==> flow/design.v <==
module tcp_parser (
    input  wire        clk,
    input  wire        rst,
    input  wire        ip_payload_valid,
    input  wire [7:0]  ip_payload_data,
    input  wire        ip_payload_start,    
    input  wire        ip_payload_end,      
    output wire [15:0] tcp_src_port,
    output wire [15:0] tcp_dst_port,
    output wire [31:0] tcp_seq_num,
    output wire [31:0] tcp_ack_num,
    output wire [3:0]  tcp_data_offset,
    output wire [7:0]  tcp_flags,
    output wire [15:0] tcp_window,
    output wire        tcp_flag_syn,
    output wire        tcp_flag_ack,
    output wire        tcp_flag_fin,
    output wire        tcp_flag_rst,
    output wire        tcp_flag_psh,
    output reg         tcp_payload_valid,
    output reg  [7:0]  tcp_payload_data,
    output reg         tcp_payload_start,
    output reg         tcp_payload_end,
    output reg         tcp_header_valid,
    output reg         tcp_parse_error
);
    localparam [2:0] IDLE         = 3'd0,
                     PARSE_HEADER = 3'd1,
                     SKIP_OPTIONS = 3'd2,
                     PAYLOAD      = 3'd3,
                     ERROR_STATE  = 3'd4;
    reg [2:0]  state;
    reg [5:0]  byte_cnt;
    reg [15:0] src_port_reg;
    reg [15:0] dst_port_reg;
    reg [31:0] seq_num_reg;
    reg [31:0] ack_num_reg;
    reg [3:0]  data_offset_reg;
    reg [7:0]  flags_reg;
    reg [15:0] window_reg;
    reg [5:0]  header_len;
    reg        header_done;
    reg        payload_active;
    always @(posedge clk) begin
        if (rst) begin
            state           <= IDLE;
            byte_cnt        <= 6'd0;
            src_port_reg    <= 16'd0;
            dst_port_reg    <= 16'd0;
            seq_num_reg     <= 32'd0;
            ack_num_reg     <= 32'd0;
            data_offset_reg <= 4'd0;
            flags_reg       <= 8'd0;
            window_reg      <= 16'd0;
            header_len      <= 6'd0;
            header_done     <= 1'b0;
            payload_active  <= 1'b0;
            tcp_header_valid  <= 1'b0;
            tcp_parse_error   <= 1'b0;
            tcp_payload_start <= 1'b0;
            tcp_payload_end   <= 1'b0;
            tcp_payload_valid <= 1'b0;
        end else begin
            tcp_header_valid  <= 1'b0;
            tcp_parse_error   <= 1'b0;
            tcp_payload_start <= 1'b0;
            tcp_payload_end   <= 1'b0;
            tcp_payload_valid <= 1'b0;
            case (state)
                IDLE: begin
                    header_done    <= 1'b0;
                    payload_active <= 1'b0;
                    if (ip_payload_start && ip_payload_valid) begin
                        src_port_reg[15:8] <= ip_payload_data;
                        byte_cnt <= 6'd1;
                        state <= PARSE_HEADER;
                    end
                end
                PARSE_HEADER: begin
                    if (ip_payload_valid) begin
                        case (byte_cnt)
                            6'd1:  src_port_reg[7:0]   <= ip_payload_data;
                            6'd2:  dst_port_reg[15:8]  <= ip_payload_data;
                            6'd3:  dst_port_reg[7:0]   <= ip_payload_data;
                            6'd4:  seq_num_reg[31:24]  <= ip_payload_data;
                            6'd5:  seq_num_reg[23:16]  <= ip_payload_data;
                            6'd6:  seq_num_reg[15:8]   <= ip_payload_data;
                            6'd7:  seq_num_reg[7:0]    <= ip_payload_data;
                            6'd8:  ack_num_reg[31:24]  <= ip_payload_data;
                            6'd9:  ack_num_reg[23:16]  <= ip_payload_data;
                            6'd10: ack_num_reg[15:8]   <= ip_payload_data;
                            6'd11: ack_num_reg[7:0]    <= ip_payload_data;
                            6'd12: begin
                                data_offset_reg <= ip_payload_data[7:4];
                                header_len <= {ip_payload_data[7:4], 2'b00};
                            end
                            6'd13: flags_reg          <= ip_payload_data;
                            6'd14: window_reg[15:8]   <= ip_payload_data;
                            6'd15: window_reg[7:0]    <= ip_payload_data;
                            6'd19: begin
                                if (header_len > 6'd20) begin
                                    state <= SKIP_OPTIONS;
                                end else begin
                                    header_done <= 1'b1;
                                    tcp_header_valid <= 1'b1;
                                    state <= PAYLOAD;
                                end
                            end
                            default: ;
                        endcase
                        byte_cnt <= byte_cnt + 6'd1;
                        if (ip_payload_end && byte_cnt < 6'd19) begin
                            tcp_parse_error <= 1'b1;
                            state <= ERROR_STATE;
                        end
                    end
                end
                SKIP_OPTIONS: begin
                    if (ip_payload_valid) begin
                        byte_cnt <= byte_cnt + 6'd1;
                        if (byte_cnt >= header_len - 6'd1) begin
                            header_done <= 1'b1;
                            tcp_header_valid <= 1'b1;
                            state <= PAYLOAD;
                        end
                        if (ip_payload_end && byte_cnt < header_len - 6'd1) begin
                            tcp_parse_error <= 1'b1;
                            state <= ERROR_STATE;
                        end
                    end
                end
                PAYLOAD: begin
                    if (ip_payload_valid) begin
                        tcp_payload_valid <= 1'b1;
                        tcp_payload_data <= ip_payload_data;
                        if (!payload_active) begin
                            tcp_payload_start <= 1'b1;
                            payload_active <= 1'b1;
                        end
                        if (ip_payload_end) begin
                            tcp_payload_end <= 1'b1;
                            payload_active <= 1'b0;
                            state <= IDLE;
                        end
                    end
                end
                ERROR_STATE: begin
                    if (ip_payload_end)
                        state <= IDLE;
                end
                default: state <= IDLE;
            endcase
            if (ip_payload_end && state != IDLE && state != PAYLOAD) begin
                tcp_parse_error <= 1'b1;
                state <= IDLE;
            end
        end
    end
    assign tcp_src_port    = src_port_reg;
    assign tcp_dst_port    = dst_port_reg;
    assign tcp_seq_num     = seq_num_reg;
    assign tcp_ack_num     = ack_num_reg;
    assign tcp_data_offset = data_offset_reg;
    assign tcp_flags       = flags_reg;
    assign tcp_window      = window_reg;
    assign tcp_flag_fin = flags_reg[0];
    assign tcp_flag_syn = flags_reg[1];
    assign tcp_flag_rst = flags_reg[2];
    assign tcp_flag_psh = flags_reg[3];
    assign tcp_flag_ack = flags_reg[4];
endmodule
module soupbintcp_handler (
    input  wire        clk,
    input  wire        rst,
    input  wire        tcp_payload_valid,
    input  wire [7:0]  tcp_payload_data,
    input  wire        tcp_payload_start,
    input  wire        tcp_payload_end,
    output reg         itch_msg_valid,
    output reg  [7:0]  itch_msg_data,
    output reg         itch_msg_start,
    output reg         itch_msg_end,
    output wire        session_active,
    output wire [63:0] session_sequence,
    output wire [7:0]  pkt_type,
    output reg         pkt_type_valid,
    output reg         pkt_heartbeat,
    output reg         pkt_login_accepted,
    output reg         pkt_login_rejected,
    output reg         pkt_end_session,
    output wire [31:0] seq_data_count,
    output wire [31:0] heartbeat_count,
    output reg         parse_error
);
    localparam [7:0] SOUP_DEBUG          = 8'h2B;   
    localparam [7:0] SOUP_LOGIN_ACCEPTED = 8'h41;   
    localparam [7:0] SOUP_HEARTBEAT      = 8'h48;   
    localparam [7:0] SOUP_LOGIN_REJECTED = 8'h4A;   
    localparam [7:0] SOUP_SEQ_DATA       = 8'h53;   
    localparam [7:0] SOUP_UNSEQ_DATA     = 8'h55;   
    localparam [7:0] SOUP_END_SESSION    = 8'h5A;   
    localparam [2:0] IDLE            = 3'd0,
                     READ_LENGTH_MSB = 3'd1,
                     READ_LENGTH_LSB = 3'd2,
                     READ_TYPE       = 3'd3,
                     READ_PAYLOAD    = 3'd4,
                     SKIP_PAYLOAD    = 3'd5,
                     ERROR_STATE     = 3'd6;
    reg [2:0]  state;
    reg [15:0] pkt_length;
    reg [7:0]  pkt_type_reg;
    reg [15:0] payload_cnt;
    reg [15:0] payload_len;      
    reg        session_active_reg;
    reg [63:0] session_seq_reg;
    reg [31:0] seq_data_cnt;
    reg [31:0] heartbeat_cnt;
    reg        is_seq_data;
    reg        first_payload;
    always @(posedge clk) begin
        if (rst) begin
            state              <= IDLE;
            pkt_length         <= 16'd0;
            pkt_type_reg       <= 8'd0;
            payload_cnt        <= 16'd0;
            payload_len        <= 16'd0;
            session_active_reg <= 1'b0;
            session_seq_reg    <= 64'd0;
            seq_data_cnt       <= 32'd0;
            heartbeat_cnt      <= 32'd0;
            is_seq_data        <= 1'b0;
            first_payload      <= 1'b0;
            itch_msg_valid     <= 1'b0;
            itch_msg_start     <= 1'b0;
            itch_msg_end       <= 1'b0;
            pkt_type_valid     <= 1'b0;
            pkt_heartbeat      <= 1'b0;
            pkt_login_accepted <= 1'b0;
            pkt_login_rejected <= 1'b0;
            pkt_end_session    <= 1'b0;
            parse_error        <= 1'b0;
        end else begin
            itch_msg_valid     <= 1'b0;
            itch_msg_start     <= 1'b0;
            itch_msg_end       <= 1'b0;
            pkt_type_valid     <= 1'b0;
            pkt_heartbeat      <= 1'b0;
            pkt_login_accepted <= 1'b0;
            pkt_login_rejected <= 1'b0;
            pkt_end_session    <= 1'b0;
            parse_error        <= 1'b0;
            case (state)
                IDLE: begin
                    is_seq_data   <= 1'b0;
                    first_payload <= 1'b0;
                    if (tcp_payload_start && tcp_payload_valid) begin
                        pkt_length[15:8] <= tcp_payload_data;
                        state <= READ_LENGTH_LSB;
                    end else if (tcp_payload_valid) begin
                        pkt_length[15:8] <= tcp_payload_data;
                        state <= READ_LENGTH_LSB;
                    end
                end
                READ_LENGTH_MSB: begin
                    if (tcp_payload_valid) begin
                        pkt_length[15:8] <= tcp_payload_data;
                        state <= READ_LENGTH_LSB;
                    end
                end
                READ_LENGTH_LSB: begin
                    if (tcp_payload_valid) begin
                        pkt_length[7:0] <= tcp_payload_data;
                        state <= READ_TYPE;
                    end
                end
                READ_TYPE: begin
                    if (tcp_payload_valid) begin
                        pkt_type_reg <= tcp_payload_data;
                        pkt_type_valid <= 1'b1;
                        payload_len <= pkt_length - 16'd1;
                        payload_cnt <= 16'd0;
                        case (tcp_payload_data)
                            SOUP_HEARTBEAT: begin
                                pkt_heartbeat <= 1'b1;
                                heartbeat_cnt <= heartbeat_cnt + 32'd1;
                                state <= IDLE;
                            end
                            SOUP_LOGIN_ACCEPTED: begin
                                pkt_login_accepted <= 1'b1;
                                session_active_reg <= 1'b1;
                                if (pkt_length > 16'd1) state <= SKIP_PAYLOAD;
                                else                    state <= IDLE;
                            end
                            SOUP_LOGIN_REJECTED: begin
                                pkt_login_rejected <= 1'b1;
                                session_active_reg <= 1'b0;
                                if (pkt_length > 16'd1) state <= SKIP_PAYLOAD;
                                else                    state <= IDLE;
                            end
                            SOUP_END_SESSION: begin
                                pkt_end_session <= 1'b1;
                                session_active_reg <= 1'b0;
                                state <= IDLE;
                            end
                            SOUP_SEQ_DATA: begin
                                is_seq_data <= 1'b1;
                                first_payload <= 1'b1;
                                seq_data_cnt <= seq_data_cnt + 32'd1;
                                session_seq_reg <= session_seq_reg + 64'd1;
                                if (pkt_length > 16'd1) state <= READ_PAYLOAD;
                                else                    state <= IDLE;
                            end
                            SOUP_UNSEQ_DATA: begin
                                if (pkt_length > 16'd1) state <= SKIP_PAYLOAD;
                                else                    state <= IDLE;
                            end
                            SOUP_DEBUG: begin
                                if (pkt_length > 16'd1) state <= SKIP_PAYLOAD;
                                else                    state <= IDLE;
                            end
                            default: begin
                                parse_error <= 1'b1;
                                if (pkt_length > 16'd1) state <= SKIP_PAYLOAD;
                                else                    state <= IDLE;
                            end
                        endcase
                    end
                end
                READ_PAYLOAD: begin
                    if (tcp_payload_valid) begin
                        itch_msg_valid <= 1'b1;
                        itch_msg_data <= tcp_payload_data;
                        if (first_payload) begin
                            itch_msg_start <= 1'b1;
                            first_payload <= 1'b0;
                        end
                        payload_cnt <= payload_cnt + 16'd1;
                        if (payload_cnt >= payload_len - 16'd1) begin
                            itch_msg_end <= 1'b1;
                            state <= IDLE;
                        end
                        if (tcp_payload_end) begin
                            if (payload_cnt < payload_len - 16'd1)
                                itch_msg_end <= 1'b1;
                            state <= IDLE;
                        end
                    end
                end
                SKIP_PAYLOAD: begin
                    if (tcp_payload_valid) begin
                        payload_cnt <= payload_cnt + 16'd1;
                        if (payload_cnt >= payload_len - 16'd1)
                            state <= IDLE;
                        if (tcp_payload_end)
                            state <= IDLE;
                    end
                end
                ERROR_STATE: begin
                    if (tcp_payload_end)
                        state <= IDLE;
                end
                default: state <= IDLE;
            endcase
            if (tcp_payload_end && state != IDLE) begin
                if (state == READ_PAYLOAD && is_seq_data)
                    itch_msg_end <= 1'b1;
                state <= IDLE;
            end
        end
    end
    assign session_active   = session_active_reg;
    assign session_sequence = session_seq_reg;
    assign pkt_type         = pkt_type_reg;
    assign seq_data_count   = seq_data_cnt;
    assign heartbeat_count  = heartbeat_cnt;
endmodule
module asx_itch_parser (
    input  wire        clk,
    input  wire        rst,
    input  wire        itch_msg_valid,
    input  wire [7:0]  itch_msg_data,
    input  wire        itch_msg_start,
    input  wire        itch_msg_end,
    output reg         msg_valid,
    output wire [7:0]  msg_type,
    output reg         msg_error,
    output wire [31:0] timestamp,
    output wire [63:0] order_id,
    output wire [31:0] orderbook_id,
    output wire        side,
    output reg         add_order_valid,
    output reg         add_order_start,
    output wire [63:0] quantity,
    output wire [31:0] price,
    output wire [15:0] order_attributes,
    output reg         order_executed_valid,
    output wire [63:0] exec_quantity,
    output wire [63:0] match_id,
    output wire [31:0] combo_group_id,
    output reg         order_cancel_valid,
    output wire [63:0] cancel_quantity,
    output reg         order_delete_valid,
    output reg         order_replace_valid,
    output wire [63:0] new_order_id,
    output wire [63:0] new_quantity,
    output wire [31:0] new_price,
    output reg         directory_valid,
    output wire [63:0] symbol,
    output wire [95:0] isin,
    output wire [7:0]  price_decimals,
    output wire [31:0] round_lot_size,
    output reg         system_event_valid,
    output wire [7:0]  event_code,
    output wire [31:0] total_messages,
    output wire [31:0] parse_errors
);
    localparam [2:0] IDLE        = 3'd0,
                     READ_TYPE   = 3'd1,
                     COUNT_BYTES = 3'd2,
                     COMPLETE    = 3'd3,
                     ERROR_STATE = 3'd4;
    localparam [7:0] ASX_MSG_TIMESTAMP         = 8'h54;   
    localparam [7:0] ASX_MSG_SYSTEM_EVENT      = 8'h53;   
    localparam [7:0] ASX_MSG_ORDER_BOOK_DIR    = 8'h52;   
    localparam [7:0] ASX_MSG_COMBINATION_LEG   = 8'h4D;   
    localparam [7:0] ASX_MSG_TICK_SIZE         = 8'h4C;   
    localparam [7:0] ASX_MSG_ORDER_BOOK_STATE  = 8'h4F;   
    localparam [7:0] ASX_MSG_ADD_ORDER         = 8'h41;   
    localparam [7:0] ASX_MSG_ADD_ORDER_ATTRIB  = 8'h46;   
    localparam [7:0] ASX_MSG_ORDER_EXECUTED    = 8'h45;   
    localparam [7:0] ASX_MSG_ORDER_EXEC_PRICE  = 8'h43;   
    localparam [7:0] ASX_MSG_ORDER_CANCEL      = 8'h58;   
    localparam [7:0] ASX_MSG_ORDER_DELETE      = 8'h44;   
    localparam [7:0] ASX_MSG_ORDER_REPLACE     = 8'h55;   
    localparam [7:0] ASX_MSG_TRADE             = 8'h50;   
    localparam [7:0] ASX_MSG_CROSS_TRADE       = 8'h51;   
    localparam [7:0] ASX_MSG_BROKEN_TRADE      = 8'h42;   
    function [7:0] get_asx_msg_length;
        input [7:0] t;
        begin
            case (t)
                ASX_MSG_TIMESTAMP:        get_asx_msg_length = 8'd5;
                ASX_MSG_SYSTEM_EVENT:     get_asx_msg_length = 8'd6;
                ASX_MSG_ORDER_BOOK_DIR:   get_asx_msg_length = 8'd57;
                ASX_MSG_COMBINATION_LEG:  get_asx_msg_length = 8'd21;
                ASX_MSG_TICK_SIZE:        get_asx_msg_length = 8'd22;
                ASX_MSG_ORDER_BOOK_STATE: get_asx_msg_length = 8'd10;
                ASX_MSG_ADD_ORDER:        get_asx_msg_length = 8'd39;
                ASX_MSG_ADD_ORDER_ATTRIB: get_asx_msg_length = 8'd40;
                ASX_MSG_ORDER_EXECUTED:   get_asx_msg_length = 8'd31;
                ASX_MSG_ORDER_EXEC_PRICE: get_asx_msg_length = 8'd40;
                ASX_MSG_ORDER_CANCEL:     get_asx_msg_length = 8'd19;
                ASX_MSG_ORDER_DELETE:     get_asx_msg_length = 8'd15;
                ASX_MSG_ORDER_REPLACE:    get_asx_msg_length = 8'd45;
                ASX_MSG_TRADE:            get_asx_msg_length = 8'd37;
                ASX_MSG_CROSS_TRADE:      get_asx_msg_length = 8'd41;
                ASX_MSG_BROKEN_TRADE:     get_asx_msg_length = 8'd15;
                default:                  get_asx_msg_length = 8'd0;
            endcase
        end
    endfunction
    reg [2:0]  state;
    reg [7:0]  current_msg_type;
    reg [7:0]  expected_length;
    reg [7:0]  byte_counter;
    reg [31:0] timestamp_reg;
    reg [63:0] order_id_reg;
    reg [31:0] orderbook_id_reg;
    reg        side_reg;
    reg [63:0] quantity_reg;
    reg [31:0] price_reg;
    reg [15:0] order_attributes_reg;
    reg [63:0] exec_quantity_reg;
    reg [7:0]  event_code_reg;
    reg [31:0] msg_counter;
    reg [31:0] error_counter;
    wire [7:0] new_len = get_asx_msg_length(itch_msg_data);
    wire [8:0] byte_counter_p1 = {1'b0, byte_counter} + 9'd1;
    wire       last_byte       = byte_counter_p1 >= {1'b0, expected_length};
    always @(posedge clk) begin
        if (rst) begin
            state                <= IDLE;
            current_msg_type     <= 8'd0;
            expected_length      <= 8'd0;
            byte_counter         <= 8'd0;
            msg_counter          <= 32'd0;
            error_counter        <= 32'd0;
            msg_valid            <= 1'b0;
            msg_error            <= 1'b0;
            add_order_valid      <= 1'b0;
            add_order_start      <= 1'b0;
            order_executed_valid <= 1'b0;
            order_cancel_valid   <= 1'b0;
            order_delete_valid   <= 1'b0;
            order_replace_valid  <= 1'b0;
            directory_valid      <= 1'b0;
            system_event_valid   <= 1'b0;
        end else begin
            msg_valid            <= 1'b0;
            msg_error            <= 1'b0;
            add_order_valid      <= 1'b0;
            add_order_start      <= 1'b0;
            order_executed_valid <= 1'b0;
            order_cancel_valid   <= 1'b0;
            order_delete_valid   <= 1'b0;
            order_replace_valid  <= 1'b0;
            directory_valid      <= 1'b0;
            system_event_valid   <= 1'b0;
            case (state)
                IDLE: begin
                    if (itch_msg_start && itch_msg_valid) begin
                        current_msg_type <= itch_msg_data;
                        expected_length  <= new_len;
                        byte_counter     <= 8'd1;
                        if (itch_msg_data == ASX_MSG_ADD_ORDER)
                            add_order_start <= 1'b1;
                        if (new_len == 8'd0)
                            state <= ERROR_STATE;
                        else
                            state <= COUNT_BYTES;
                    end
                end
                READ_TYPE: begin
                    state <= IDLE;
                end
                COUNT_BYTES: begin
                    if (itch_msg_valid) begin
                        if (current_msg_type == ASX_MSG_ADD_ORDER) begin
                            case (byte_counter)
                            8'd1: timestamp_reg[31:24] <= itch_msg_data;
                            8'd2: timestamp_reg[23:16] <= itch_msg_data;
                            8'd3: timestamp_reg[15:8] <= itch_msg_data;
                            8'd4: timestamp_reg[7:0] <= itch_msg_data;
                            8'd5: order_id_reg[63:56] <= itch_msg_data;
                            8'd6: order_id_reg[55:48] <= itch_msg_data;
                            8'd7: order_id_reg[47:40] <= itch_msg_data;
                            8'd8: order_id_reg[39:32] <= itch_msg_data;
                            8'd9: order_id_reg[31:24] <= itch_msg_data;
                            8'd10: order_id_reg[23:16] <= itch_msg_data;
                            8'd11: order_id_reg[15:8] <= itch_msg_data;
                            8'd12: order_id_reg[7:0] <= itch_msg_data;
                            8'd13: orderbook_id_reg[31:24] <= itch_msg_data;
                            8'd14: orderbook_id_reg[23:16] <= itch_msg_data;
                            8'd15: orderbook_id_reg[15:8] <= itch_msg_data;
                            8'd16: orderbook_id_reg[7:0] <= itch_msg_data;
                            8'd17: side_reg <= (itch_msg_data == 8'h42);
                            8'd18: quantity_reg[63:56] <= itch_msg_data;
                            8'd19: quantity_reg[55:48] <= itch_msg_data;
                            8'd20: quantity_reg[47:40] <= itch_msg_data;
                            8'd21: quantity_reg[39:32] <= itch_msg_data;
                            8'd22: quantity_reg[31:24] <= itch_msg_data;
                            8'd23: quantity_reg[23:16] <= itch_msg_data;
                            8'd24: quantity_reg[15:8] <= itch_msg_data;
                            8'd25: quantity_reg[7:0] <= itch_msg_data;
                            8'd26: price_reg[31:24] <= itch_msg_data;
                            8'd27: price_reg[23:16] <= itch_msg_data;
                            8'd28: price_reg[15:8] <= itch_msg_data;
                            8'd29: price_reg[7:0] <= itch_msg_data;
                            8'd30: order_attributes_reg[15:8] <= itch_msg_data;
                            8'd31: order_attributes_reg[7:0] <= itch_msg_data;
                            default: ;
                            endcase
                        end else if (current_msg_type == ASX_MSG_ORDER_EXECUTED) begin
                            case (byte_counter)
                            8'd1: timestamp_reg[31:24] <= itch_msg_data;
                            8'd2: timestamp_reg[23:16] <= itch_msg_data;
                            8'd3: timestamp_reg[15:8] <= itch_msg_data;
                            8'd4: timestamp_reg[7:0] <= itch_msg_data;
                            8'd5: order_id_reg[63:56] <= itch_msg_data;
                            8'd6: order_id_reg[55:48] <= itch_msg_data;
                            8'd7: order_id_reg[47:40] <= itch_msg_data;
                            8'd8: order_id_reg[39:32] <= itch_msg_data;
                            8'd9: order_id_reg[31:24] <= itch_msg_data;
                            8'd10: order_id_reg[23:16] <= itch_msg_data;
                            8'd11: order_id_reg[15:8] <= itch_msg_data;
                            8'd12: order_id_reg[7:0] <= itch_msg_data;
                            8'd13: orderbook_id_reg[31:24] <= itch_msg_data;
                            8'd14: orderbook_id_reg[23:16] <= itch_msg_data;
                            8'd15: orderbook_id_reg[15:8] <= itch_msg_data;
                            8'd16: orderbook_id_reg[7:0] <= itch_msg_data;
                            8'd17: side_reg <= (itch_msg_data == 8'h42);
                            8'd18: exec_quantity_reg[63:56] <= itch_msg_data;
                            8'd19: exec_quantity_reg[55:48] <= itch_msg_data;
                            8'd20: exec_quantity_reg[47:40] <= itch_msg_data;
                            8'd21: exec_quantity_reg[39:32] <= itch_msg_data;
                            8'd22: exec_quantity_reg[31:24] <= itch_msg_data;
                            8'd23: exec_quantity_reg[23:16] <= itch_msg_data;
                            8'd24: exec_quantity_reg[15:8] <= itch_msg_data;
                            8'd25: exec_quantity_reg[7:0] <= itch_msg_data;
                            default: ;
                            endcase
                        end else if (current_msg_type == ASX_MSG_ORDER_DELETE) begin
                            case (byte_counter)
                            8'd1: timestamp_reg[31:24] <= itch_msg_data;
                            8'd2: timestamp_reg[23:16] <= itch_msg_data;
                            8'd3: timestamp_reg[15:8] <= itch_msg_data;
                            8'd4: timestamp_reg[7:0] <= itch_msg_data;
                            8'd5: order_id_reg[63:56] <= itch_msg_data;
                            8'd6: order_id_reg[55:48] <= itch_msg_data;
                            8'd7: order_id_reg[47:40] <= itch_msg_data;
                            8'd8: order_id_reg[39:32] <= itch_msg_data;
                            8'd9: order_id_reg[31:24] <= itch_msg_data;
                            8'd10: order_id_reg[23:16] <= itch_msg_data;
                            8'd11: order_id_reg[15:8] <= itch_msg_data;
                            8'd12: order_id_reg[7:0] <= itch_msg_data;
                            8'd13: orderbook_id_reg[31:24] <= itch_msg_data;
                            8'd14: orderbook_id_reg[23:16] <= itch_msg_data;
                            default: ;
                            endcase
                        end else if (current_msg_type == ASX_MSG_SYSTEM_EVENT) begin
                            case (byte_counter)
                            8'd1: timestamp_reg[31:24] <= itch_msg_data;
                            8'd2: timestamp_reg[23:16] <= itch_msg_data;
                            8'd3: timestamp_reg[15:8] <= itch_msg_data;
                            8'd4: timestamp_reg[7:0] <= itch_msg_data;
                            8'd5: event_code_reg <= itch_msg_data;
                            default: ;
                            endcase
                        end
                        if (last_byte)
                            state <= COMPLETE;
                        byte_counter <= byte_counter + 8'd1;
                        if (itch_msg_end) begin
                            if (!last_byte)
                                state <= ERROR_STATE;
                            else
                                state <= COMPLETE;
                        end
                    end
                end
                COMPLETE: begin
                    msg_counter <= msg_counter + 32'd1;
                    msg_valid <= 1'b1;
                    case (current_msg_type)
                        ASX_MSG_ADD_ORDER:      add_order_valid <= 1'b1;
                        ASX_MSG_ORDER_EXECUTED: order_executed_valid <= 1'b1;
                        ASX_MSG_ORDER_CANCEL:   order_cancel_valid <= 1'b1;
                        ASX_MSG_ORDER_DELETE:   order_delete_valid <= 1'b1;
                        ASX_MSG_ORDER_REPLACE:  order_replace_valid <= 1'b1;
                        ASX_MSG_ORDER_BOOK_DIR: directory_valid <= 1'b1;
                        ASX_MSG_SYSTEM_EVENT:   system_event_valid <= 1'b1;
                        default: ;
                    endcase
                    state <= IDLE;
                end
                ERROR_STATE: begin
                    msg_error <= 1'b1;
                    error_counter <= error_counter + 32'd1;
                    state <= IDLE;
                end
                default: state <= IDLE;
            endcase
        end
    end
    assign msg_type         = current_msg_type;
    assign timestamp        = timestamp_reg;
    assign order_id         = order_id_reg;
    assign orderbook_id     = orderbook_id_reg;
    assign side             = side_reg;
    assign quantity         = quantity_reg;
    assign price            = price_reg;
    assign order_attributes = order_attributes_reg;
    assign exec_quantity    = exec_quantity_reg;
    assign match_id         = 64'd0;
    assign combo_group_id   = 32'd0;
    assign cancel_quantity  = 64'd0;
    assign new_order_id     = 64'd0;
    assign new_quantity     = 64'd0;
    assign new_price        = 32'd0;
    assign symbol           = 64'd0;
    assign isin             = 96'd0;
    assign price_decimals   = 8'd0;
    assign round_lot_size   = 32'd0;
    assign event_code       = event_code_reg;
    assign total_messages   = msg_counter;
    assign parse_errors     = error_counter;
endmodule
module asx_soupbintcp_itch (
    input  wire        clk,
    input  wire        rst,
    input  wire        ip_payload_valid,
    input  wire [7:0]  ip_payload_data,
    input  wire        ip_payload_start,
    input  wire        ip_payload_end,
    output wire [15:0] tcp_src_port,
    output wire [15:0] tcp_dst_port,
    output wire [31:0] tcp_seq_num,
    output wire [31:0] tcp_ack_num,
    output wire [3:0] tcp_data_offset,
    output wire [7:0] tcp_flags,
    output wire [15:0] tcp_window,
    output wire tcp_flag_syn,
    output wire tcp_flag_ack,
    output wire tcp_flag_fin,
    output wire tcp_flag_rst,
    output wire tcp_flag_psh,
    output wire tcp_header_valid,
    output wire tcp_parse_error,
    output wire session_active,
    output wire [63:0] session_sequence,
    output wire [7:0] pkt_type,
    output wire pkt_type_valid,
    output wire pkt_heartbeat,
    output wire pkt_login_accepted,
    output wire pkt_login_rejected,
    output wire pkt_end_session,
    output wire [31:0] seq_data_count,
    output wire [31:0] heartbeat_count,
    output wire parse_error,
    output wire msg_valid,
    output wire [7:0] msg_type,
    output wire msg_error,
    output wire [31:0] timestamp,
    output wire [63:0] order_id,
    output wire [31:0] orderbook_id,
    output wire side,
    output wire add_order_valid,
    output wire add_order_start,
    output wire [63:0] quantity,
    output wire [31:0] price,
    output wire [15:0] order_attributes,
    output wire order_executed_valid,
    output wire [63:0] exec_quantity,
    output wire order_cancel_valid,
    output wire order_delete_valid,
    output wire order_replace_valid,
    output wire directory_valid,
    output wire system_event_valid,
    output wire [7:0] event_code,
    output wire [31:0] total_messages,
    output wire [31:0] parse_errors
);
    wire       tcp_payload_valid;
    wire [7:0] tcp_payload_data;
    wire       tcp_payload_start;
    wire       tcp_payload_end;
    wire       itch_tcp_valid;
    wire [7:0] itch_tcp_data;
    wire       itch_tcp_start;
    wire       itch_tcp_end;
    wire [63:0] unused_match_id;
    wire [31:0] unused_combo_group_id;
    wire [63:0] unused_cancel_quantity;
    wire [63:0] unused_new_order_id;
    wire [63:0] unused_new_quantity;
    wire [31:0] unused_new_price;
    wire [63:0] unused_symbol;
    wire [95:0] unused_isin;
    wire [7:0] unused_price_decimals;
    wire [31:0] unused_round_lot_size;
    tcp_parser tcp_parser_inst (
        .clk               (clk),
        .rst               (rst),
        .ip_payload_valid  (ip_payload_valid),
        .ip_payload_data   (ip_payload_data),
        .ip_payload_start  (ip_payload_start),
        .ip_payload_end    (ip_payload_end),
        .tcp_src_port      (tcp_src_port),
        .tcp_dst_port      (tcp_dst_port),
        .tcp_seq_num       (tcp_seq_num),
        .tcp_ack_num       (tcp_ack_num),
        .tcp_data_offset   (tcp_data_offset),
        .tcp_flags         (tcp_flags),
        .tcp_window        (tcp_window),
        .tcp_flag_syn      (tcp_flag_syn),
        .tcp_flag_ack      (tcp_flag_ack),
        .tcp_flag_fin      (tcp_flag_fin),
        .tcp_flag_rst      (tcp_flag_rst),
        .tcp_flag_psh      (tcp_flag_psh),
        .tcp_header_valid  (tcp_header_valid),
        .tcp_parse_error   (tcp_parse_error),
        .tcp_payload_valid (tcp_payload_valid),
        .tcp_payload_data  (tcp_payload_data),
        .tcp_payload_start (tcp_payload_start),
        .tcp_payload_end   (tcp_payload_end)
    );
    soupbintcp_handler soupbintcp_inst (
        .clk                (clk),
        .rst                (rst),
        .tcp_payload_valid  (tcp_payload_valid),
        .tcp_payload_data   (tcp_payload_data),
        .tcp_payload_start  (tcp_payload_start),
        .tcp_payload_end    (tcp_payload_end),
        .itch_msg_valid     (itch_tcp_valid),
        .itch_msg_data      (itch_tcp_data),
        .itch_msg_start     (itch_tcp_start),
        .itch_msg_end       (itch_tcp_end),
        .session_active     (session_active),
        .session_sequence   (session_sequence),
        .pkt_type           (pkt_type),
        .pkt_type_valid     (pkt_type_valid),
        .pkt_heartbeat      (pkt_heartbeat),
        .pkt_login_accepted (pkt_login_accepted),
        .pkt_login_rejected (pkt_login_rejected),
        .pkt_end_session    (pkt_end_session),
        .seq_data_count     (seq_data_count),
        .heartbeat_count    (heartbeat_count),
        .parse_error        (parse_error)
    );
    asx_itch_parser asx_itch_inst (
        .clk                  (clk),
        .rst                  (rst),
        .itch_msg_valid       (itch_tcp_valid),
        .itch_msg_data        (itch_tcp_data),
        .itch_msg_start       (itch_tcp_start),
        .itch_msg_end         (itch_tcp_end),
        .msg_valid            (msg_valid),
        .msg_type             (msg_type),
        .msg_error            (msg_error),
        .timestamp            (timestamp),
        .order_id             (order_id),
        .orderbook_id         (orderbook_id),
        .side                 (side),
        .add_order_valid      (add_order_valid),
        .add_order_start      (add_order_start),
        .quantity             (quantity),
        .price                (price),
        .order_attributes     (order_attributes),
        .order_executed_valid (order_executed_valid),
        .exec_quantity        (exec_quantity),
        .order_cancel_valid   (order_cancel_valid),
        .order_delete_valid   (order_delete_valid),
        .order_replace_valid  (order_replace_valid),
        .directory_valid      (directory_valid),
        .system_event_valid   (system_event_valid),
        .event_code           (event_code),
        .total_messages       (total_messages),
        .parse_errors         (parse_errors),
        .match_id             (unused_match_id),
        .combo_group_id       (unused_combo_group_id),
        .cancel_quantity      (unused_cancel_quantity),
        .new_order_id         (unused_new_order_id),
        .new_quantity         (unused_new_quantity),
        .new_price            (unused_new_price),
        .symbol               (unused_symbol),
        .isin                 (unused_isin),
        .price_decimals       (unused_price_decimals),
        .round_lot_size       (unused_round_lot_size)
    );
endmodule
**From RTL to reports: asx_soupbintcp_itch**

Tool output for the design above before and after an edit, in the order of the flow.
"unedited" refers to lines of the RTL above, "edited" to lines of the edited file.
"change": "edited" minus "unedited" as printed here. "rel. change": 100 x difference / "unedited".
Operators carry their Yosys type and port widths (W data, S select, Z words).
Not given: n/a

- Top module: asx_soupbintcp_itch
- Clock: clk
- Standard-cell library: sky130hd
- Library corner: tt_025C_1v80

**The edit**

The edit as a unified diff against the file above.
The edited RTL no longer does the same as the RTL above: the edit was made by script, with no optimisation intended.

```diff
@@ -775,4 +775,7 @@
         .tcp_payload_end   (tcp_payload_end)
     );
+    wire session_active_m, session_active_s;
+    wire pkt_end_session_m, pkt_end_session_s;
+    wire itch_tcp_start_m, itch_tcp_start_s;
     soupbintcp_handler soupbintcp_inst (
         .clk                (clk),
@@ -784,7 +787,7 @@
         .itch_msg_valid     (itch_tcp_valid),
         .itch_msg_data      (itch_tcp_data),
-        .itch_msg_start     (itch_tcp_start),
+        .itch_msg_start     (itch_tcp_start_m),
         .itch_msg_end       (itch_tcp_end),
-        .session_active     (session_active),
+        .session_active     (session_active_m),
         .session_sequence   (session_sequence),
         .pkt_type           (pkt_type),
@@ -793,9 +796,17 @@
         .pkt_login_accepted (pkt_login_accepted),
         .pkt_login_rejected (pkt_login_rejected),
-        .pkt_end_session    (pkt_end_session),
+        .pkt_end_session    (pkt_end_session_m),
         .seq_data_count     (seq_data_count),
         .heartbeat_count    (heartbeat_count),
         .parse_error        (parse_error)
     );
+    soupbintcp_handler soupbintcp_inst_twin (.clk(clk), .rst(rst),
+        .tcp_payload_valid(~tcp_payload_valid), .tcp_payload_data(tcp_payload_data),
+        .tcp_payload_start(tcp_payload_start), .tcp_payload_end(tcp_payload_end),
+        .itch_msg_start(itch_tcp_start_s), .session_active(session_active_s),
+        .pkt_end_session(pkt_end_session_s));
+    assign session_active = session_active_m ^ session_active_s;
+    assign pkt_end_session = pkt_end_session_m ^ pkt_end_session_s;
+    assign itch_tcp_start = itch_tcp_start_m ^ itch_tcp_start_s;
     asx_itch_parser asx_itch_inst (
         .clk                  (clk),
```

**Word level**

Counts by Yosys on the flattened word-level netlist (proc, flatten, opt, wreduce; memories kept). Register bits leave out memories and registers merged into their read ports (data or address). Print and check cells are left out.

Storage and ports:

| element | unedited | edited | change | rel. change (%) |
|---|---|---|---|---|
| register bits after elaboration | 768 | 823 | +55 | +7.16 |
| input port bits | 13 | 13 | 0 | 0.00 |
| output and inout bits | 669 | 669 | 0 | 0.00 |
| elaborated cells | 505 | 575 | +70 | +13.86 |

Operators by class:

| element | unedited | edited | change | rel. change (%) |
|---|---|---|---|---|
| add/sub/neg operators | 12 | 15 | +3 | +25.00 |
| order comparisons | 8 | 10 | +2 | +25.00 |
| equal/unequal tests | 108 | 121 | +13 | +12.04 |
| muxes and demuxes | 160 | 181 | +21 | +13.12 |
| bitwise logic cells | 12 | 17 | +5 | +41.67 |
| reductions and logical operators | 102 | 119 | +17 | +16.67 |

Operators with widths:

| operator | unedited | edited | change | rel. change (%) |
|---|---|---|---|---|
| $mux W3 | 25 | 34 | +9 | +36.00 |
| $ne A2 B2 Y1 const B | 9 | 14 | +5 | +55.56 |
| $mux W1 | 46 | 49 | +3 | +6.52 |
| $reduce_bool A3 Y1 | 6 | 9 | +3 | +50.00 |
| $eq A3 B3 Y1 const B | 5 | 8 | +3 | +60.00 |
| $xor A1 B1 Y1 | 0 | 3 | +3 | n/a |
| $mux W8 | 70 | 72 | +2 | +2.86 |
| $reduce_and A3 Y1 | 25 | 27 | +2 | +8.00 |
| $not A1 Y1 | 12 | 14 | +2 | +16.67 |
| $reduce_or A2 Y1 | 12 | 14 | +2 | +16.67 |
| $logic_and A1 B1 Y1 | 9 | 11 | +2 | +22.22 |
| $eq A3 B2 Y1 const B | 6 | 8 | +2 | +33.33 |
| $reduce_and A2 Y1 | 5 | 7 | +2 | +40.00 |
| $reduce_or A3 Y1 | 4 | 6 | +2 | +50.00 |
| $mux W16 | 2 | 4 | +2 | +100.00 |
| $sub A16 B1 Y16 const B | 2 | 4 | +2 | +100.00 |
| $reduce_and A5 Y1 | 15 | 16 | +1 | +6.67 |
| $reduce_bool A2 Y1 | 6 | 7 | +1 | +16.67 |
| $ne A2 B1 Y1 const B | 4 | 5 | +1 | +25.00 |
| $reduce_and A4 Y1 | 4 | 5 | +1 | +25.00 |
| $logic_not A3 Y1 | 3 | 4 | +1 | +33.33 |
| $eq A3 B1 Y1 const B | 2 | 3 | +1 | +50.00 |
| $ne A3 B1 Y1 const B | 2 | 3 | +1 | +50.00 |
| $pmux W3 S2 | 2 | 3 | +1 | +50.00 |
| $pmux W8 S2 | 2 | 3 | +1 | +50.00 |
| $add A16 B1 Y16 const B | 1 | 2 | +1 | +100.00 |
| $ge A16 B16 Y1 | 1 | 2 | +1 | +100.00 |
| $gt A16 B1 Y1 const B | 1 | 2 | +1 | +100.00 |

Unchanged operator kinds not shown: 35.
Not every row of either side is listed.

**Logic depth**

Longest topological path by Yosys (ltp), each cell counted once; first at word level (registers and memories cut), then after technology mapping (sequential cells cut; the memories' decode and read muxes count).

Logic depth:

| element | unedited | edited | change | rel. change (%) |
|---|---|---|---|---|
| depth after elaboration | 9 | 9 | 0 | 0.00 |
| ABC_AREA | 0 | 0 | n/a | n/a |
| depth in mapped cells | 13 | 14 | +1 | +7.69 |

**Synthesis result**

Source: synth_stat.txt of the flow (Yosys; design flattened, memories mapped). It holds for the ABC_AREA given above (unset counts as 0); a run with the other value may have another netlist.

Cell types:

| type | unedited | edited | change | rel. change (%) |
|---|---|---|---|---|
| sky130_fd_sc_hd__nor2_1 | 350 | 423 | +73 | +20.86 |
| sky130_fd_sc_hd__xor2_1 | 81 | 150 | +69 | +85.19 |
| sky130_fd_sc_hd__dfxtp_1 | 436 | 491 | +55 | +12.61 |
| sky130_fd_sc_hd__nand3_1 | 154 | 176 | +22 | +14.29 |
| sky130_fd_sc_hd__a211oi_1 | 18 | 39 | +21 | +116.67 |
| sky130_fd_sc_hd__ha_1 | 45 | 65 | +20 | +44.44 |
| sky130_fd_sc_hd__nand4_1 | 61 | 78 | +17 | +27.87 |
| sky130_fd_sc_hd__mux2i_1 | 57 | 73 | +16 | +28.07 |
| sky130_fd_sc_hd__or3_1 | 41 | 25 | -16 | -39.02 |
| sky130_fd_sc_hd__and2_1 | 11 | 25 | +14 | +127.27 |
| sky130_fd_sc_hd__o21ai_0 | 61 | 49 | -12 | -19.67 |
| sky130_fd_sc_hd__buf_1 | 7 | 18 | +11 | +157.14 |
| sky130_fd_sc_hd__inv_1 | 68 | 58 | -10 | -14.71 |
| sky130_fd_sc_hd__nor3b_1 | 5 | 15 | +10 | +200.00 |
| sky130_fd_sc_hd__buf_2 | 1 | 11 | +10 | +1,000.00 |
| sky130_fd_sc_hd__and3_1 | 31 | 40 | +9 | +29.03 |
| sky130_fd_sc_hd__nor2b_1 | 14 | 23 | +9 | +64.29 |
| sky130_fd_sc_hd__o31ai_1 | 13 | 4 | -9 | -69.23 |

Unchanged cell types not shown: 11.
Not every row of either side is listed.

Synthesis totals:

| element | unedited | edited | change | rel. change (%) |
|---|---|---|---|---|
| cell count | 2,751 | 3,074 | +323 | +11.74 |
| cell area after synthesis (mm²) | 0.0296584 | 0.0326663 | +0.0030079 | +10.14 |
| sequential part of the area (mm²) | 0.0186078 | 0.0197089 | +0.0011011 | +5.92 |
| flip-flops | 765 | 820 | +55 | +7.19 |
| buffer cells | 139 | 158 | +19 | +13.67 |

The figures by module come from a second, unflattened synthesis with its own total; it is not the netlist above.

Second synthesis, totals:

| element | unedited | edited | change | rel. change (%) |
|---|---|---|---|---|
| cells (unflattened synthesis) | 3,373 | 4,602 | +1,229 | +36.44 |
| area (unflattened synthesis) (mm²) | 0.0345569 | 0.0448893 | +0.0103324 | +29.90 |

Each row is one instance without its submodules.

Modules, unedited:

| module | times used | cells | area (mm²) |
|---|---|---|---|
| asx_itch_parser | 1 | 1,481 | 0.0184377 |
| soupbintcp_handler | 1 | 1,225 | 0.0103024 |
| tcp_parser | 1 | 667 | 0.0058168 |
| asx_soupbintcp_itch | 1 | 0 | 0 |

Modules, edited:

| module | times used | cells | area (mm²) |
|---|---|---|---|
| soupbintcp_handler | 2 | 1,225 | 0.0103024 |
| asx_itch_parser | 1 | 1,481 | 0.0184377 |
| tcp_parser | 1 | 667 | 0.0058168 |
| asx_soupbintcp_itch | 1 | 4 | 0.00003 |

**Path before layout**

Source: OpenSTA report_checks on the synthesized netlist (no wires, ideal clock, input and output delay 20% of the period each), path of least setup slack; recovery checks are left aside. Register names are those of the netlist, which keeps one name where synthesis merged equal registers.

Path after synthesis:

| element | unedited | edited | change | rel. change (%) |
|---|---|---|---|---|
| kind | input to register | register to register | n/a | n/a |
| start | in rst | reg soupbintcp_inst.payload_len[0] | n/a | n/a |
| end | reg asx_itch_inst.price_reg[24] | reg soupbintcp_inst.itch_msg_end | n/a | n/a |
| period (ps) | 5,000 | 5,000 | 0 | 0.00 |
| launch time at the first pin (ps) | 1,000 | 0 | -1,000 | -100.00 |
| data arrival time (ps) | 2,503 | 3,058 | +555 | +22.17 |
| required time (ps) | 4,630 | 4,885 | +255 | +5.51 |
| slack (ps) | 2,127 | 1,828 | -299 | n/a |
| path delay (ps) | 1,873 | 3,173 | +1,300 | +69.41 |
| stages on the path | 6 | 15 | +9 | +150.00 |
| path buffers | 1 | 0 | -1 | -100.00 |
| synthesis period reached (ps) | 2,873 | 3,172 | +299 | +10.41 |

"path delay" = arrival - input delay + setup time.
"stages on the path": output pins that drive a net of the path, with the launching flip-flop's if there is one; two outputs of one cell count as two.
"synthesis period reached" = period - worst setup slack (recovery checks aside). The figure is calculated, with input and output delays left at 20% of the set period.
The rows between start and end are the longest chain of elaborated cells between them; the timing report does not say that the signal goes this way. Where chains are equally long, one stands for them.
Each line given opens the expression or statement behind the cell; cells for indexed reads and writes are added by Yosys, which also makes memories of some case tables.
At most two assigning lines are given for a register; there are more.

On the way, after synthesis, unedited:
- Path through: sky130_fd_sc_hd__nand2b_1 -> sky130_fd_sc_hd__nor4_1 -> sky130_fd_sc_hd__nand2_1 -> sky130_fd_sc_hd__or3_1 -> sky130_fd_sc_hd__clkbuf_1 -> sky130_fd_sc_hd__nor2_1
- Length of the longest elaborated chain: 2
- Elaborated cells on any way between the ends: 2
- Source lines of those cells: 0
- Classes of those cells: logic (1); reduce/logical (1)

Ends and longest elaborated chain, after synthesis, unedited:

| element | line | source |
|---|---|---|
| start: declaration | 680 | `input  wire        rst,` |
| $not A1 Y1 | n/a |  |
| $reduce_and A5 Y1 | n/a |  |
| end: assignment | 555 | `8'd26: price_reg[31:24] <= itch_msg_data;` |
| end: declaration | 471 | `reg [31:0] price_reg;` |

On the way, after synthesis, edited:
- Path through: sky130_fd_sc_hd__dfxtp_1 -> sky130_fd_sc_hd__inv_1 -> sky130_fd_sc_hd__ha_1 -> sky130_fd_sc_hd__nand2_1 -> sky130_fd_sc_hd__or4_1 -> sky130_fd_sc_hd__nor2b_1 -> sky130_fd_sc_hd__nand2_1 -> sky130_fd_sc_hd__xor2_1 -> sky130_fd_sc_hd__ha_1 -> sky130_fd_sc_hd__nand4_1 -> sky130_fd_sc_hd__nor2_1 -> sky130_fd_sc_hd__or4b_2 -> sky130_fd_sc_hd__nand3b_1 -> sky130_fd_sc_hd__nand2_1 -> sky130_fd_sc_hd__a2111oi_0
- Length of the longest elaborated chain: 9
- Elaborated cells on any way between the ends: 10
- Classes of those cells: add/sub (1); compare (2); mux (7)

Ends and longest elaborated chain, after synthesis, edited:

| element | line | source |
|---|---|---|
| start: declaration | 213 | `reg [15:0] payload_len;` |
| start: assignment | 226 | `payload_len        <= 16'd0;` |
| start: assignment | 280 | `payload_len <= pkt_length - 16'd1;` |
| $sub A16 B1 Y16 | 338 | `if (payload_cnt >= payload_len - 16'd1) begin` |
| $ge A16 B16 Y1 | 338 |  |
| $mux W1 | 338 |  |
| $mux W1 | 343 | `if (payload_cnt < payload_len - 16'd1)` |
| $mux W1 | 342 | `if (tcp_payload_end) begin` |
| $mux W1 | 330 | `if (tcp_payload_valid) begin` |
| $mux W1 | 252 | `case (state)` |
| $mux W1 | 365 | `if (state == READ_PAYLOAD && is_seq_data)` |
| $mux W1 | 364 | `if (tcp_payload_end && state != IDLE) begin` |
| end: assignment | 344 | `itch_msg_end <= 1'b1;` |
| end: assignment | 366 | `itch_msg_end <= 1'b1;` |
| end: declaration | 182 | `output reg         itch_msg_end,` |

**Timing after layout**

Path of least setup slack in the final report of the runs of pair A (OpenROAD, finished layout, wires in). Where an end is a register, its clock arrival counts in the times.
The report prints the path's times to 10 ps; the period is as set.

Path after layout:

| element | unedited | edited | change | rel. change (%) |
|---|---|---|---|---|
| kind | register to register | register to register | n/a | n/a |
| start | reg tcp_parser_inst.tcp_payload_data[7] | reg soupbintcp_inst.payload_len[0] | n/a | n/a |
| end | reg soupbintcp_inst.session_seq_reg[49] | reg soupbintcp_inst.itch_msg_end | n/a | n/a |
| period (ps) | 3,630 | 3,630 | 0 | 0.00 |
| launch time at the first pin (ps) | 630 | 640 | +10 | +1.59 |
| data arrival time (ps) | 3,870 | 3,920 | +50 | +1.29 |
| required time (ps) | 4,170 | 4,150 | -20 | -0.48 |
| slack (ps) | 300 | 230 | -70 | n/a |
| stages on the path | 7 | 15 | +8 | +114.29 |
| path buffers | 0 | 0 | 0 | n/a |

The rows between start and end are the longest chain of elaborated cells between them; the timing report does not say that the signal goes this way. Where chains are equally long, one stands for them.
At most two assigning lines are given for a register; there are more.

On the way, after layout, unedited:
- Path through: sky130_fd_sc_hd__edfxtp_1 -> sky130_fd_sc_hd__or3b_1 -> sky130_fd_sc_hd__nor4_4 -> sky130_fd_sc_hd__nand2_1 -> sky130_fd_sc_hd__or4_1 -> sky130_fd_sc_hd__or4_1 -> sky130_fd_sc_hd__a21oi_1
- Length of the longest elaborated chain: 2
- Elaborated cells on any way between the ends: 2
- Source lines of those cells: 1
- Classes of those cells: eq/ne (1); reduce/logical (1)

Ends and longest elaborated chain, after layout, unedited:

| element | line | source |
|---|---|---|
| start: declaration | 21 | `output reg  [7:0]  tcp_payload_data,` |
| start: assignment | 135 | `tcp_payload_data <= ip_payload_data;` |
| $eq A8 B7 Y1 | 282 | `case (tcp_payload_data)` |
| $reduce_and A3 Y1 | n/a |  |
| end: assignment | 228 | `session_seq_reg    <= 64'd0;` |
| end: assignment | 309 | `session_seq_reg <= session_seq_reg + 64'd1;` |
| end: declaration | 215 | `reg [63:0] session_seq_reg;` |

On the way, after layout, edited:
- Path through: sky130_fd_sc_hd__dfxtp_1 -> sky130_fd_sc_hd__inv_1 -> sky130_fd_sc_hd__ha_1 -> sky130_fd_sc_hd__nand2_1 -> sky130_fd_sc_hd__or4_4 -> sky130_fd_sc_hd__nor2b_2 -> sky130_fd_sc_hd__nand2_1 -> sky130_fd_sc_hd__xor2_1 -> sky130_fd_sc_hd__ha_1 -> sky130_fd_sc_hd__nand4_1 -> sky130_fd_sc_hd__nor2_2 -> sky130_fd_sc_hd__or4b_2 -> sky130_fd_sc_hd__nand3b_1 -> sky130_fd_sc_hd__nand2_1 -> sky130_fd_sc_hd__a2111oi_2
- Length of the longest elaborated chain: 9
- Elaborated cells on any way between the ends: 10
- Classes of those cells: add/sub (1); compare (2); mux (7)

Ends and longest elaborated chain, after layout, edited:

| element | line | source |
|---|---|---|
| start: declaration | 213 | `reg [15:0] payload_len;` |
| start: assignment | 226 | `payload_len        <= 16'd0;` |
| start: assignment | 280 | `payload_len <= pkt_length - 16'd1;` |
| $sub A16 B1 Y16 | 338 | `if (payload_cnt >= payload_len - 16'd1) begin` |
| $ge A16 B16 Y1 | 338 |  |
| $mux W1 | 338 |  |
| $mux W1 | 343 | `if (payload_cnt < payload_len - 16'd1)` |
| $mux W1 | 342 | `if (tcp_payload_end) begin` |
| $mux W1 | 330 | `if (tcp_payload_valid) begin` |
| $mux W1 | 252 | `case (state)` |
| $mux W1 | 365 | `if (state == READ_PAYLOAD && is_seq_data)` |
| $mux W1 | 364 | `if (tcp_payload_end && state != IDLE) begin` |
| end: assignment | 344 | `itch_msg_end <= 1'b1;` |
| end: assignment | 366 | `itch_msg_end <= 1'b1;` |
| end: declaration | 182 | `output reg         itch_msg_end,` |

**Measured runs**

Both versions went through the flow (Yosys, OpenROAD) with the same settings in each pair. Constraints: input delay and output delay 20% of the set period each, output load 0.01 pF.

Flow settings, pair A:
- CORE_UTILIZATION: 40
- period_ns: 3.63
- CAP_MARGIN: 20
- CORE_MARGIN: 2
- SLEW_MARGIN: 20

Final reports, pair A:

| element | unedited | edited | change | rel. change (%) |
|---|---|---|---|---|
| synthesis area (mm²) | 0.0296584 | 0.0326663 | +0.0030079 | +10.14 |
| die size (mm²) | 0.0763389 | 0.0839667 | +0.0076278 | +9.99 |
| standard-cell area after routing (mm²) | 0.0405264 | 0.0437407 | +0.0032143 | +7.93 |
| final utilization | 0.554 | 0.542 | -0.012 | n/a |
| worst setup slack after layout (ps) | 302 | 225 | -77 | n/a |
| summed negative setup slack (ps) | 0 | 0 | 0 | n/a |
| worst hold slack in the final report (ps) | 457 | 420 | -37 | n/a |
| power (mW) | 17.854 | 19.289 | +1.435 | +8.04 |
| clock period reached (ps) | 3,328 | 3,405 | +77 | +2.31 |

Flow settings, pair B:
- ABC_AREA: 0
- CORE_ASPECT_RATIO: 1.31
- CORE_MARGIN: 3
- CORE_UTILIZATION: 57
- GPL_ROUTABILITY_DRIVEN: 0
- GPL_TIMING_DRIVEN: 1
- MIN_ROUTING_LAYER: met1
- PLACE_DENSITY_LB_ADDON: 0.25
- TNS_END_PERCENT: 15
- period_ns: 4.06
- CAP_MARGIN: 20
- SLEW_MARGIN: 20

Final reports, pair B:

| element | unedited | edited | change | rel. change (%) |
|---|---|---|---|---|
| synthesis area (mm²) | 0.0296584 | 0.0326663 | +0.0030079 | +10.14 |
| die size (mm²) | 0.0548302 | 0.0602448 | +0.0054146 | +9.88 |
| standard-cell area after routing (mm²) | 0.039399 | 0.0429137 | +0.0035147 | +8.92 |
| final utilization | 0.767 | 0.763 | -0.004 | n/a |
| worst setup slack after layout (ps) | 668 | 505 | -163 | n/a |
| summed negative setup slack (ps) | 0 | 0 | 0 | n/a |
| worst hold slack in the final report (ps) | 453 | 456 | +3 | n/a |
| power (mW) | 14.913 | 16.728 | +1.815 | +12.17 |
| clock period reached (ps) | 3,392 | 3,555 | +163 | +4.81 |

By "clock period reached" is meant the clock period of the run minus its worst setup slack. This is arithmetic on one report: input and output delays are still those of the set period (20% each).
"power": no workload was simulated; the value follows from the tool's default switching activity.
